==> flow/design.v <==
module bellmanford (reset, clock, GMAR1, GMDR1, GMAR2, GMDR2, IMAR, IMDR, WMAR1, WMAR2, WMDR1, WMDR2, WMWDR, WMWAR, WMWE, OMAR, OMDR, OMWAR, OMWDR, OMWE, NegCycle, Finish);
input clock,reset;
output reg [12:0] GMAR1;
input wire [127:0] GMDR1;
output reg [12:0] GMAR2;
input wire [127:0] GMDR2;
output reg [12:0] IMAR;
input wire [7:0] IMDR;
output reg [12:0] WMAR1;
input wire [127:0] WMDR1;
output reg [12:0] WMAR2;
input wire [127:0] WMDR2;
output reg [12:0] WMWAR;
output reg [127:0] WMWDR;
output reg WMWE;
output wire [12:0] OMAR;
output wire [15:0] OMDR;
assign OMAR = 13'b0;
assign OMDR = 16'b0;
output reg [12:0] OMWAR;
output reg [15:0] OMWDR;
output reg OMWE;
output reg NegCycle;
output reg Finish;
parameter [4:0]  
Init    = 4'b0000,
Init1   = 4'b0001,
Init2   = 4'b0010,
Init3   = 4'b0011,
Upd_S   = 4'b0100,
Upd_D   = 4'b0101, 
BFA1    = 4'b0110,
BFA_Stall1 = 4'b0111,
BFA2    = 4'b1000,
BFA_Stall2    = 4'b1001,
BFA3    = 4'b1010,
BFA_Stall3 = 4'b1011,
BFA4    = 4'b1100,
BFA5    = 4'b1101,
BFA_Stall4 = 4'b1110,
BFA6    = 4'b1111,
OP1     = 5'b10000,
OP_Stall1 = 5'b10001,
OP2     = 5'b10010,
OP3     = 5'b10011,
OP4     = 5'b10100,
OP_Stall2 = 5'b10101,
Refresh1 = 5'b10110,
Refresh2 = 5'b10111,
End1 = 5'b11000,
End2 = 5'b11001,
End3 = 5'b11010;
reg [127:0] GMDR1_reg;
reg [127:0] GMDR2_reg;
reg [7:0] IMDR_reg;
reg [127:0] WMDR1_reg;
reg [127:0] WMDR2_reg;
always@(posedge clock)
begin
    GMDR1_reg <= GMDR1;
    GMDR2_reg <= GMDR2;
    IMDR_reg <= IMDR;
    WMDR1_reg <= WMDR1;
    WMDR2_reg <= WMDR2;
end
reg [7:0] NumNodes;
reg [7:0] NodeCounter;
reg [7:0] Ureg;
reg [7:0] NumLinks;
reg [7:0] LinkCounter;
reg [7:0] Vreg[0:8];
reg signed [7:0] Wreg[0:8];
reg signed [7:0] NewWeight;
reg [7:0] Sub;
reg BFA_flag;
reg signed [7:0] DistU;
reg First_Node;
reg NegativeCycleCheck;
reg FirstLine;
reg MultiLine;
reg [4:0]   current_state, next_state;
always@(posedge clock)
begin
       current_state <= next_state;
end
always@(posedge clock)
begin
	if(reset)
	begin
		WMWE <= 1'b0;
		OMWE <= 1'b0;
		Finish <= 1'b0;
		NegCycle <= 1'b0;
		GMAR1 <= 0;
		GMAR2 <= 0;
		IMAR <= 0;
		WMAR1 <= 0;
		WMAR2 <= 0;
		WMWAR <= 0;
		OMWAR <= 0;
		WMWDR <= 0;
	end
	else
	begin
    		casex(current_state)
    		Init:
    		    begin
                    GMAR1 <= 0;
                    GMAR2 <= 0;
                    IMAR <= 0;
                    WMWAR <= 0;
                    OMWAR <= 13'h1fff;
                    NodeCounter <= 8'h81;
                end
            Init1:
                begin
                end
            Init2:
                begin
                    GMAR1 <= GMAR1 + 1'b1;
                    if (NodeCounter == 8'h81)
                        begin
                            NumNodes <= GMDR1_reg[63:0] - 1'b1;
                            NodeCounter <= GMDR1_reg[7:0] - 2'b10;
    		    		    WMWAR <= WMWAR + 1'b1;
    		    		    WMWE <= 1'b1;
    		    		    WMWDR[127:107] <= 21'b100000000111111110000;
                            WMWDR[106:94] <= GMDR1_reg[12:0];
                        end
    		        else if(NodeCounter != 0)
    		    	    begin
    		    		    WMWAR <= WMWAR + 1'b1;
    		    		    WMWE <= 1'b1;
    		    		    WMWDR[127:107] <= 21'b100000000111111110000;
                            WMWDR[106:94] <= GMDR1_reg[12:0];
    		    		    NodeCounter <= NodeCounter - 8'b00000001;
    		    	    end
			        else
                        begin
                            WMWE <= 1'b0;
                            GMAR1 <= IMDR_reg - 1'b1;
                        end
                end
            Init3:
                begin
                     NodeCounter <= NumNodes;
                     IMAR <= IMAR + 1'b1;
                     OMWE <= 1'b0;
                     WMWE <= 1'b0;
                     GMAR1 <= IMAR + 1'b1;
                end
    		Upd_S:
                begin
				    WMWAR <= IMDR_reg;
                    WMWDR[127] = 1'b0;
                    WMWDR[126:119] = 0;
                    WMWDR[118:111] = IMDR_reg;
                    WMWDR[110:107] <= 4'b0010;
				    WMWE <= 1'b1;
				    WMAR1 <= IMDR_reg;                                       
                    NumLinks <= 0;
                    WMWDR[106:94] <= GMDR1_reg[12:0];
                end
            Upd_D:
                begin
				    WMWAR <= IMDR_reg;
                    WMWDR[127] = 1'b1;
                    WMWDR[126:119] = 8'h00;
                    WMWDR[118:111] = 8'hff;
                    WMWDR[110:107] <= 4'b0001;
				    WMWE <= 1'b1;
			    	WMAR2 <= GMDR2_reg[111:104];
                    WMWDR[106:94] <= GMDR1_reg[12:0];
                end
            BFA1:
                begin
                    IMAR <= IMAR - 1'b1;                                               
                    WMWE <= 1'b0;
                    First_Node <= 0;
                    NegativeCycleCheck <= 0;
                end
            BFA_Stall1:
                begin
                end
            BFA2:
                begin
                    FirstLine <= 1'b1;
                    casex(First_Node)
                        0:
                            begin
                                Ureg <= IMDR_reg;
                                NegativeCycleCheck <= 1'b1;
                                WMAR1 <= IMDR_reg;                                              
                                GMAR1 <= IMDR_reg - 1'b1;                                       
                                IMAR <= IMAR + 1'b1;
                            end
                        1:
                            begin
                                if(GMDR2_reg[127:120] == 0)
                                    begin
                                        NegativeCycleCheck <= 1'b0;
                                        Ureg <= GMDR1_reg[71:64];
                                        WMAR1 <= GMDR1_reg[71:64];                                
                                        NodeCounter <= NodeCounter - 1'b1;
                                        GMAR2 <= GMDR1_reg[71:64] - 1'b1;
                                    end
                                else if(WMDR1_reg[127] == 1'b0)
                                    begin
                                        Ureg <= WMAR1[7:0];
                                        GMAR2 <= WMAR1 - 1'b1;                            
                                    end
                                else if (WMDR1_reg[127] == 1'b1)
                                    begin
                                        if(WMAR1[7:0] == NumNodes)
                                            WMAR1 <= 0;
                                        else
                                            WMAR1 <= WMAR1 + 1'b1;
                                    end
                            end
                    endcase
                end
            BFA_Stall2:
                begin
                end
            BFA3:
                begin
                    GMAR1 <= 0;
                    if(First_Node == 1'b0)
                        GMAR2 <= GMDR1_reg[12:0];
                    else if (First_Node == 1'b1 && WMDR1_reg[127] == 1'b0)
                        GMAR2 <= GMDR2_reg[12:0];
                end
            BFA_Stall3:
                begin
                end
            BFA4:
                begin
                    if(FirstLine == 1'b1)
                        begin
                            DistU <= WMDR1_reg[126:119];
                            NumLinks <= GMDR2_reg[119:112];
                            if(GMDR2_reg[119:112] < 7)
                                begin
                                    MultiLine <= 1'b0;
                                    LinkCounter <= GMDR2_reg[119:112];
                                end
                            else
                                begin
                                    LinkCounter <= 7;
                                    MultiLine <= 1'b1;
                                end
				            Vreg[1] <= GMDR2_reg[111:104];
				            Wreg[1] <= GMDR2_reg[103:96];
				            Vreg[2] <= GMDR2_reg[95:88];
				            Wreg[2] <= GMDR2_reg[87:80];
				            Vreg[3] <= GMDR2_reg[79:72];
				            Wreg[3] <= GMDR2_reg[71:64]; 
				            Vreg[4] <= GMDR2_reg[63:56];
				            Wreg[4] <= GMDR2_reg[55:48]; 
				            Vreg[5] <= GMDR2_reg[47:40];
				            Wreg[5] <= GMDR2_reg[39:32]; 
				            Vreg[6] <= GMDR2_reg[31:24];
				            Wreg[6] <= GMDR2_reg[23:16];
				            Vreg[7] <= GMDR2_reg[15:8];
				            Wreg[7] <= GMDR2_reg[7:0];
                            Vreg[8] <= 0;
                            Wreg[8] <= 0;
                        end
                    else
                        begin
                            if(NumLinks > 8)
                                begin
                                    MultiLine <= 1'b1;
                                    LinkCounter <= 8;
                                end
                            else
                                begin
                                    MultiLine <= 1'b0;
                                    LinkCounter <= NumLinks;
                                end
                            Vreg[1] <= GMDR2_reg[127:120];
                            Wreg[1] <= GMDR2_reg[119:112];
				            Vreg[2] <= GMDR2_reg[111:104];
				            Wreg[2] <= GMDR2_reg[103:96];
				            Vreg[3] <= GMDR2_reg[95:88];
				            Wreg[3] <= GMDR2_reg[87:80];
				            Vreg[4] <= GMDR2_reg[79:72];
				            Wreg[4] <= GMDR2_reg[71:64]; 
				            Vreg[5] <= GMDR2_reg[63:56];
				            Wreg[5] <= GMDR2_reg[55:48]; 
				            Vreg[6] <= GMDR2_reg[47:40];
				            Wreg[6] <= GMDR2_reg[39:32]; 
				            Vreg[7] <= GMDR2_reg[31:24];
				            Wreg[7] <= GMDR2_reg[23:16];
				            Vreg[8] <= GMDR2_reg[15:8];
				            Wreg[8] <= GMDR2_reg[7:0];
                        end
                    Sub <= 0;
                end
            BFA5:
                begin
                    WMWE <= 1'b0;
                    if(WMDR1_reg[127] == 1'b1)
                    begin
                        NumLinks <= 0;
                        LinkCounter <= 0;
                    end
                    if (NumLinks == 0)
                    begin
                       First_Node <= 1'b1;
                    end
                    if(LinkCounter == 0 )
                    begin
                       FirstLine <= 1'b0;
                       GMAR2 <= GMAR2 + 1'b1;
                    end
                    if(NumLinks == 0 && LinkCounter == 0)
                        WMAR1 <= WMAR1 + 1'b1;
                    case(Sub)
                        0: 
                            begin
                                WMAR2 <= Vreg[1];
                                NewWeight <= DistU + Wreg[1];
                            end
                        1: 
                            begin
                                WMAR2 <= Vreg[2];  
                                NewWeight <= DistU + Wreg[2];
                            end
                        2:  
                            begin
                                WMAR2 <= Vreg[3];  
                                NewWeight <= DistU + Wreg[3];
                            end
                        3:  
                            begin
                                WMAR2 <= Vreg[4];  
                                NewWeight <= DistU + Wreg[4];
                            end
                        4:  
                            begin
                                WMAR2 <= Vreg[5];  
                                NewWeight <= DistU + Wreg[5];
                            end
                        5:  
                            begin
                                WMAR2 <= Vreg[6];  
                                NewWeight <= DistU + Wreg[6];
                            end
                        6:  
                            begin
                                WMAR2 <= Vreg[7];  
                                NewWeight <= DistU + Wreg[7];
                            end
                        7:  
                            begin
                                WMAR2 <= Vreg[8];  
                                NewWeight <= DistU + Wreg[8];
                            end
                    endcase
                end
            BFA_Stall4:
                begin
                end
            BFA6:
                begin
                   if($signed(WMDR2_reg[126:119]) > NewWeight || WMDR2_reg[127] == 1)
                    begin
                        NegativeCycleCheck <= 1'b1;
                        casex(Sub)
                            0:  begin
                                    WMWAR <= Vreg[1]; 
                                end
                            1:  begin
                                    WMWAR <= Vreg[2]; 
                                end
                            2:  begin 
                                    WMWAR <= Vreg[3]; 
                                end
                            3:  begin 
                                    WMWAR <= Vreg[4]; 
                                end
                            4:  begin 
                                    WMWAR <= Vreg[5]; 
                                end
                            5:  begin 
                                    WMWAR <= Vreg[6]; 
                                end
                            6:  begin 
                                    WMWAR <= Vreg[7]; 
                                end
                            7:  begin 
                                    WMWAR <= Vreg[8]; 
                                end
                        endcase
                        WMWDR[127] = 1'b0;
                        WMWDR[126:119] <= NewWeight;
                        WMWDR[118:111] <= Ureg;
                        WMWDR[110:107] <= WMDR2_reg[110:107];
                        WMWDR[106:94] <= WMDR2_reg[106:94];
                        WMWE <= 1'b1;
                   end
                   LinkCounter <= LinkCounter - 1'b1;
                   NumLinks <= NumLinks - 1'b1;
                   Sub <= Sub + 1'b1;
                end
            OP1:
                begin
                    WMAR2 <= IMDR_reg;
                end
            OP_Stall1:
                begin
                end
            OP2:
                begin
                    OMWAR <= OMWAR + 1'b1;
                    OMWDR <= WMDR2_reg[126:119];
                    OMWE <= 1'b1;
                    WMAR2 <= WMDR2_reg[118:111];
                end
            OP3:
                begin
                    OMWAR <= OMWAR + 1'b1;
                    OMWDR <= IMDR_reg;
                    OMWE <= 1'b1;
                    IMAR <= IMAR + 1'b1;
                end
            OP4:
                begin
                    OMWDR <= WMAR2;
                    OMWE <= 1'b1;
                    OMWAR <= OMWAR + 1'b1;
                    WMAR2 <= WMDR2_reg[118:111];
                    WMAR1 <= NumNodes;
                end
            OP_Stall2:
                begin
                    OMWE <= 1'b0;
                end
            End1:
                begin
                    if(IMDR_reg == 8'hff)
                    begin
                        NodeCounter <= NumNodes;
                        OMWDR <= 16'hFFFF;
                        OMWE <= 1'b1;
                        OMWAR <= OMWAR + 1'b1;
                    end
                    else
                    begin
                        OMWDR <= 8'h0;
                        OMWE <= 1'b1;
                        OMWAR <= OMWAR + 1'b1;
                    end
                end
            Refresh1:
                begin
                    OMWE <= 1'b0;
                    WMWAR <= NumNodes;
                    WMWDR[127:107] <= 21'b100000000111111110000;
                    WMWDR[106:94] <= WMDR1_reg[104:96];
                    WMWE <= 1'b1;
                    IMAR <= IMAR + 1'b1;
                end
            Refresh2:
                begin
                    WMWAR <= WMWAR - 1'b1;
                    WMWDR[127:107] <= 21'b100000000111111110000;
                    WMWE <= 1'b1;
                end
            End2:
                begin
                    OMWE <= 1'b0;
                    WMWE <= 1'b0;
                    Finish <= 1'b1; 
                end
            End3:
                begin
                    NegCycle <= 1'b1; 
                end
        endcase
	end
end
always@(*)
begin
	if(reset)
		next_state = Init;
	else if(current_state == Init)
        next_state = Init1;
    else if(current_state == Init1)
        next_state = Init2;
    else if(current_state == Init2)
	begin
		if (NodeCounter == 0)
			next_state = Init3;
        else
            next_state <= Init1;
	end
	else if(current_state == Init3)
			next_state = Upd_S;
	else if(current_state == Upd_S)
			next_state = Upd_D;
    else if(current_state == Upd_D)
            next_state = BFA1;
	else if(current_state == BFA1)
            next_state = BFA_Stall1;
    else if(current_state == BFA_Stall1)
            next_state = BFA2;
	else if(current_state == BFA2)
    begin
        if (WMDR1_reg[127] == 1'b1)
            next_state = BFA_Stall1;
        else if(First_Node == 1)
        begin
            if ((NegativeCycleCheck == 1'b0) && GMDR2_reg[127:120] == 8'h00 )
                next_state = OP1;
            else if((NodeCounter == 8'h01) && (NegativeCycleCheck == 1'b0) && GMDR2_reg[127:120] == 8'h00)
                next_state = OP1;
            else if((NodeCounter == 8'h01) && (NegativeCycleCheck == 1'b1))
                next_state = End3;
            else
                next_state = BFA_Stall2;
            end
        else if (WMDR1_reg[127] == 1'b0 && First_Node == 1'b0)
            next_state = BFA_Stall2;
        else if (WMDR1_reg[127] == 1'b1)
            next_state = BFA_Stall1;
        else
            next_state = BFA_Stall2;
    end
	else if(current_state == BFA_Stall2)
            next_state = BFA3;
	else if(current_state == BFA3)
    begin
        if(WMDR1_reg[127] == 1'b1)
            next_state = BFA2;
        else
            next_state = BFA_Stall3;
    end
	else if(current_state == BFA_Stall3)
    begin
        if(WMDR1_reg[127] == 1'b1)
            next_state = BFA5;
        else
            next_state = BFA4;
    end
	else if(current_state == BFA4)
            next_state = BFA5;
	else if(current_state == BFA5)
    begin
        if (WMDR1_reg[127] == 1'b1)
            next_state = BFA_Stall1;
        else if(NumLinks == 0 && LinkCounter == 0)
            next_state = BFA_Stall1;
        else if (NumLinks != 0 && LinkCounter == 0)
            next_state = BFA_Stall3;
        else
            next_state = BFA_Stall4;
    end
	else if(current_state == BFA_Stall4)
            next_state = BFA6;
	else if(current_state == BFA6)
            next_state = BFA5;
    else if(current_state == OP1)
            next_state = OP_Stall1;
    else if(current_state == OP_Stall1)
            next_state = OP2;
    else if(current_state == OP2)
            next_state = OP3;
    else if(current_state == OP3)
            next_state = OP4;
    else if(current_state == OP4)
        begin
            if(WMDR2_reg[108] == 1'b1)
                next_state = End1;
            else
                next_state = OP_Stall2;
        end
    else if(current_state == OP_Stall2)
            next_state = OP4;
    else if(current_state == Refresh1)
        next_state = Refresh2;
    else if(current_state == Refresh2)
        begin
            if(WMWAR == 0)
                next_state = Init3;
            else
                next_state = Refresh2;
        end
    else if(current_state == End1)
        begin
            if(IMDR_reg == 8'hFF)
                next_state = Refresh1;
            else
                next_state = End2;
        end
    else
        next_state = current_state;
end
endmodule
-- Reports on bellmanford
Tool output for the design above, in the order of the flow.
Line numbers count from 1 in the design file above.
Operators carry their Yosys type and port widths (W data, S select, Z words).
Cell names lack the library's common part.
Not given: -
- top: bellmanford
- clock port: clock
- library: sky130hd
- timing corner: tt_025C_1v80

-- Elaborated design
Counts by Yosys on the flattened word-level netlist (proc, flatten, opt, wreduce). Print and check cells are left out.
- input bits: 522
- register bits after elaboration: 809
- multiplexer cells: 131
- noted add/subtract/negate cells: 26
- bitwise operators: 4
- noted magnitude comparators: 3
- reductions and logical operators at 78
- eq/ne operators at 56
- operators with widths (cell ; number):
    $pmux W13 S4 ; 6
    $mux W13 ; 20
    $mux W8 ; 32
    $mux W5 ; 29
    $pmux W13 S8 ; 1
    $add A13 B1 Y13 const B ; 6
    $pmux W13 S6 ; 1
    $add A8 B8 Y8 ; 8
    $pmux W16 S4 ; 1
    $pmux W8 S8 ; 1
    $pmux W8 S4 ; 2
    $eq A5 B5 Y1 const B ; 11
    $pmux W13 S2 ; 2
    $pmux W8 S3 ; 2
    $reduce_bool A4 Y1 ; 10
    $eq A5 B4 Y1 const B ; 8
    $sub A8 B1 Y8 const B ; 5
    $logic_not A8 Y1 ; 5
    $pmux W8 S5 ; 1
    $sub A13 B1 Y13 const B ; 3
    $reduce_and A3 Y1 ; 11
    $eq A8 B3 Y1 const B ; 4
    $pmux W8 S2 ; 2
    $mux W4 ; 7
    $reduce_bool A25 Y1 ; 1
    $reduce_bool A24 Y1 ; 1
    $reduce_bool A8 Y1 ; 3
    $reduce_bool A23 Y1 ; 1
Other operator kinds: 43; their cells: 114.

-- Logic depth
Depth = most cells in a row (Yosys ltp): at word level without a register or memory, in the mapped netlist without a sequential cell, where the memories' decode and read muxes count.
- depth after elaboration at 27
- noted ABC_AREA: 0
- noted mapped depth: 17

-- Synthesis result
The flow's flattened synthesis, as Yosys stat reports it; memories are mapped. The netlist is that of the ABC_AREA named above (0 if unset); the other value can give another one.
Totals and module areas in this step are rounded.
- cell types (type ; number):
    dfxtp_1 ; 360
    edfxtp_1 ; 204
    mux2_2 ; 126
    buf_4 ; 135
    a21oi_1 ; 131
    nor2_1 ; 171
    ha_1 ; 49
    xnor2_1 ; 66
    nand2_1 ; 151
    o21ai_0 ; 97
    a222oi_1 ; 47
    clkbuf_1 ; 125
    xor2_1 ; 44
    a22oi_1 ; 42
    nand3_1 ; 58
    a211oi_1 ; 32
    nor3_1 ; 48
    a221oi_1 ; 26
Not listed: further types 63, cells in them 445.
- noted flip-flop cells: 564
- buffers at 291
- cell area after synthesis at 25000 µm²
- standard cells after synthesis at 2357

-- Worst setup path after synthesis
Path of least setup slack by OpenSTA after synthesis, without wires, with an ideal clock, recovery checks aside; 20% of the period is set as input and as output delay. Where synthesis merged equal registers, the netlist keeps one of their names.
- kind: input -> register
- start: in reset
- end: reg DistU[0]
- noted period: 5.0 ns
- noted required time: 4.664 ns
- slack: -2.806 ns
- arrival at 7.470 ns
- noted delay of the path: 6.806 ns
- setup time: 0.336 ns
- stages on the path at 4
- synthesis period reached at 7.806 ns
"delay of the path" is the arrival time less input delay plus setup time.
"stages on the path": output pins that drive a net of the path, with the launching flip-flop's if there is one; two outputs of one cell count as two.
"synthesis period reached" = period - worst setup slack (recovery checks aside). The figure is calculated, with input and output delays left at 20% of the set period.
The rows between start and end are the longest chain of elaborated cells between them; the timing report does not say that the signal goes this way. Where chains are equally long, one stands for them.
Each line given opens the expression or statement behind the cell; cells for indexed reads and writes are added by Yosys, which also makes memories of some case tables.
- cell sequence: clkbuf_1 clkbuf_1 nor2_1 and2_1
- noted cells in the longest elaborated chain: 2
- RTL lines, path post-synthesis (what ; RTL line ; RTL):
    from (decl) ; 2 ; input clock,reset;
    $not A1 Y1 ; - ;
    $reduce_and A3 Y1 ; - ;
    to (assign) ; 240 ; DistU <= WMDR1_reg[126:119];
    to (decl) ; 76 ; reg signed [7:0] DistU;

-- Timing after layout
Path of least setup slack in the final report of stored run 1 (OpenROAD, finished layout, wires in). Where an end is a register, its clock arrival counts in the times.
- kind: register -> register
- start: reg Sub[5]
- end: reg NewWeight[6]
- noted required time: 5.37 ns
- arrival at 4.55 ns
- stages on the path at 13
- slack: 0.81 ns
- noted period: 5.0 ns
- setup time: 0.25 ns
The rows between start and end are the longest chain of elaborated cells between them; the timing report does not say that the signal goes this way. Where chains are equally long, one stands for them.
At most two assigning lines are given for a register; there are more.
Ways into the end's enable are left out, as the timed path ends at the data pin.
- cell sequence: edfxtp_1 or4_1 nor2_1 nand2_1 a222oi_1 nand2_1 ha_1 fa_1 a21o_1 a21oi_1 o21bai_1 a21oi_1 xnor2_1
- noted cells in the longest elaborated chain: 2
- RTL lines, path after layout (what ; RTL line ; RTL):
    from (decl) ; 74 ; reg [7:0] Sub;
    from (assign) ; 298 ; Sub <= 0;
    from (assign) ; 405 ; Sub <= Sub + 1'b1;
    $eq A8 B3 Y1 ; 319 ; case(Sub)
    $pmux W8 S8 ; 319 ;
    to (assign) ; 323 ; NewWeight <= DistU + Wreg[1];
    to (assign) ; 328 ; NewWeight <= DistU + Wreg[2];
    to (decl) ; 73 ; reg signed [7:0] NewWeight;

Ticket comment

3 stored runs of bellmanford in the flow (synthesis by Yosys, layout by OpenROAD, sky130hd cells), in arbitrary order. Constraints: input delay and output delay 20% of the set period each, output load 0.01 pF.
"achieved clock period": clock period set for the run, less the worst setup slack. It is reckoned from that one timing run; input and output delays stay at 20% of the period that was set.
"worst path time" = time allowed to the worst setup path (clock period - input delay - output delay, where it has them) - its slack; a late launch clock adds to it, a late capture clock takes from it.
By "power consumption" is meant OpenSTA's value without simulated activity: inputs other than the clock are taken to toggle once in ten clock periods, and the tool carries that through the logic.
Values from the reports are rounded here.

Stored run 1

==> flow/run.sh <==
#!/bin/bash
# the make line also repeats the synthesis and layout settings of config.mk as NAME=value (left out here)
make -C /OpenROAD-flow-scripts/flow DESIGN_CONFIG=/design/flow/config.mk WORK_HOME=/design/flow/orfs CLKGATE_MAP_FILE= finish
==> flow/config.mk <==
export PLATFORM = sky130hd
export DESIGN_NAME = bellmanford
export DESIGN_NICKNAME = bellmanford
export VERILOG_FILES = /design/flow/design.v
export SDC_FILE = /design/flow/constraint.sdc
export NUM_CORES = 4
export LEC_CHECK = 0
export CAP_MARGIN = 20
export CORE_MARGIN = 2
export CORE_UTILIZATION = 40
export SLEW_MARGIN = 20
==> flow/constraint.sdc <==
create_clock -name core_clock -period 5.0 [get_ports {clock}]
set_input_delay 1.0000 -clock core_clock [delete_from_list [all_inputs] [get_ports {clock}]]
set_output_delay 1.0000 -clock core_clock [all_outputs]
set_load 0.01 [all_outputs]

Measured in stored run 1:
- synthesis area: 25000 µm²
- die size at 64000 µm²
- noted the std-cell area (final layout): 31000 µm²
- noted the utilization after layout: 50%
- worst setup slack after layout at 0.81 ns
- setup total negative slack at 0.000 ns
- worst hold slack in the final report: 0.40 ns
- power consumption: 10000 µW
- achieved clock period: 4.187 ns
- worst path time: 4.19 ns
- critical path kind: register -> register

Stored run 2

==> flow/run.sh <==
#!/bin/bash
# the make line also repeats the synthesis and layout settings of config.mk as NAME=value (left out here)
make -C /OpenROAD-flow-scripts/flow DESIGN_CONFIG=/design/flow/config.mk WORK_HOME=/design/flow/orfs CLKGATE_MAP_FILE= finish
==> flow/config.mk <==
export PLATFORM = sky130hd
export DESIGN_NAME = bellmanford
export DESIGN_NICKNAME = bellmanford
export VERILOG_FILES = /design/flow/design.v
export SDC_FILE = /design/flow/constraint.sdc
export NUM_CORES = 4
export LEC_CHECK = 0
export CAP_MARGIN = 20
export CORE_ASPECT_RATIO = 1.09
export CORE_MARGIN = 8
export CORE_UTILIZATION = 56
export GPL_ROUTABILITY_DRIVEN = 0
export HOLD_SLACK_MARGIN = 0.23
export PLACE_DENSITY_LB_ADDON = 0.25
export SLEW_MARGIN = 20
export TNS_END_PERCENT = 85
==> flow/constraint.sdc <==
create_clock -name core_clock -period 5.0 [get_ports {clock}]
set_input_delay 1.0000 -clock core_clock [delete_from_list [all_inputs] [get_ports {clock}]]
set_output_delay 1.0000 -clock core_clock [all_outputs]
set_load 0.01 [all_outputs]

Measured in stored run 2:
- synthesis area: 25000 µm²
- die size at 52000 µm²
- noted the std-cell area (final layout): 30000 µm²
- noted the utilization after layout: 68%
- worst setup slack after layout at 1.2 ns
- setup total negative slack at 0.000 ns
- worst hold slack in the final report: 0.41 ns
- power consumption: 10000 µW
- achieved clock period: 3.822 ns
- worst path time: 3.82 ns
- critical path kind: register -> register

Stored run 3

==> flow/run.sh <==
#!/bin/bash
# the make line also repeats the synthesis and layout settings of config.mk as NAME=value (left out here)
make -C /OpenROAD-flow-scripts/flow DESIGN_CONFIG=/design/flow/config.mk WORK_HOME=/design/flow/orfs CLKGATE_MAP_FILE= finish
==> flow/config.mk <==
export PLATFORM = sky130hd
export DESIGN_NAME = bellmanford
export DESIGN_NICKNAME = bellmanford
export VERILOG_FILES = /design/flow/design.v
export SDC_FILE = /design/flow/constraint.sdc
export NUM_CORES = 4
export LEC_CHECK = 0
export CAP_MARGIN = 10
export CELL_PAD_IN_SITES_GLOBAL_PLACEMENT = 0
export CORE_ASPECT_RATIO = 0.83
export CORE_MARGIN = 2
export CORE_UTILIZATION = 31
export CTS_CLUSTER_DIAMETER = 395
export GPL_TIMING_DRIVEN = 1
export MIN_ROUTING_LAYER = met2
export PLACE_DENSITY = 0.4
export SLEW_MARGIN = 20
==> flow/constraint.sdc <==
create_clock -name core_clock -period 4.46 [get_ports {clock}]
set_input_delay 0.8920 -clock core_clock [delete_from_list [all_inputs] [get_ports {clock}]]
set_output_delay 0.8920 -clock core_clock [all_outputs]
set_load 0.01 [all_outputs]

Measured in stored run 3:
- synthesis area: 25000 µm²
- die size at 83000 µm²
- noted the std-cell area (final layout): 31000 µm²
- noted the utilization after layout: 39%
- worst setup slack after layout at 0.42 ns
- setup total negative slack at 0.000 ns
- worst hold slack in the final report: 0.40 ns
- power consumption: 12000 µW
- achieved clock period: 4.037 ns
- worst path time: 4.04 ns
- critical path kind: register -> register
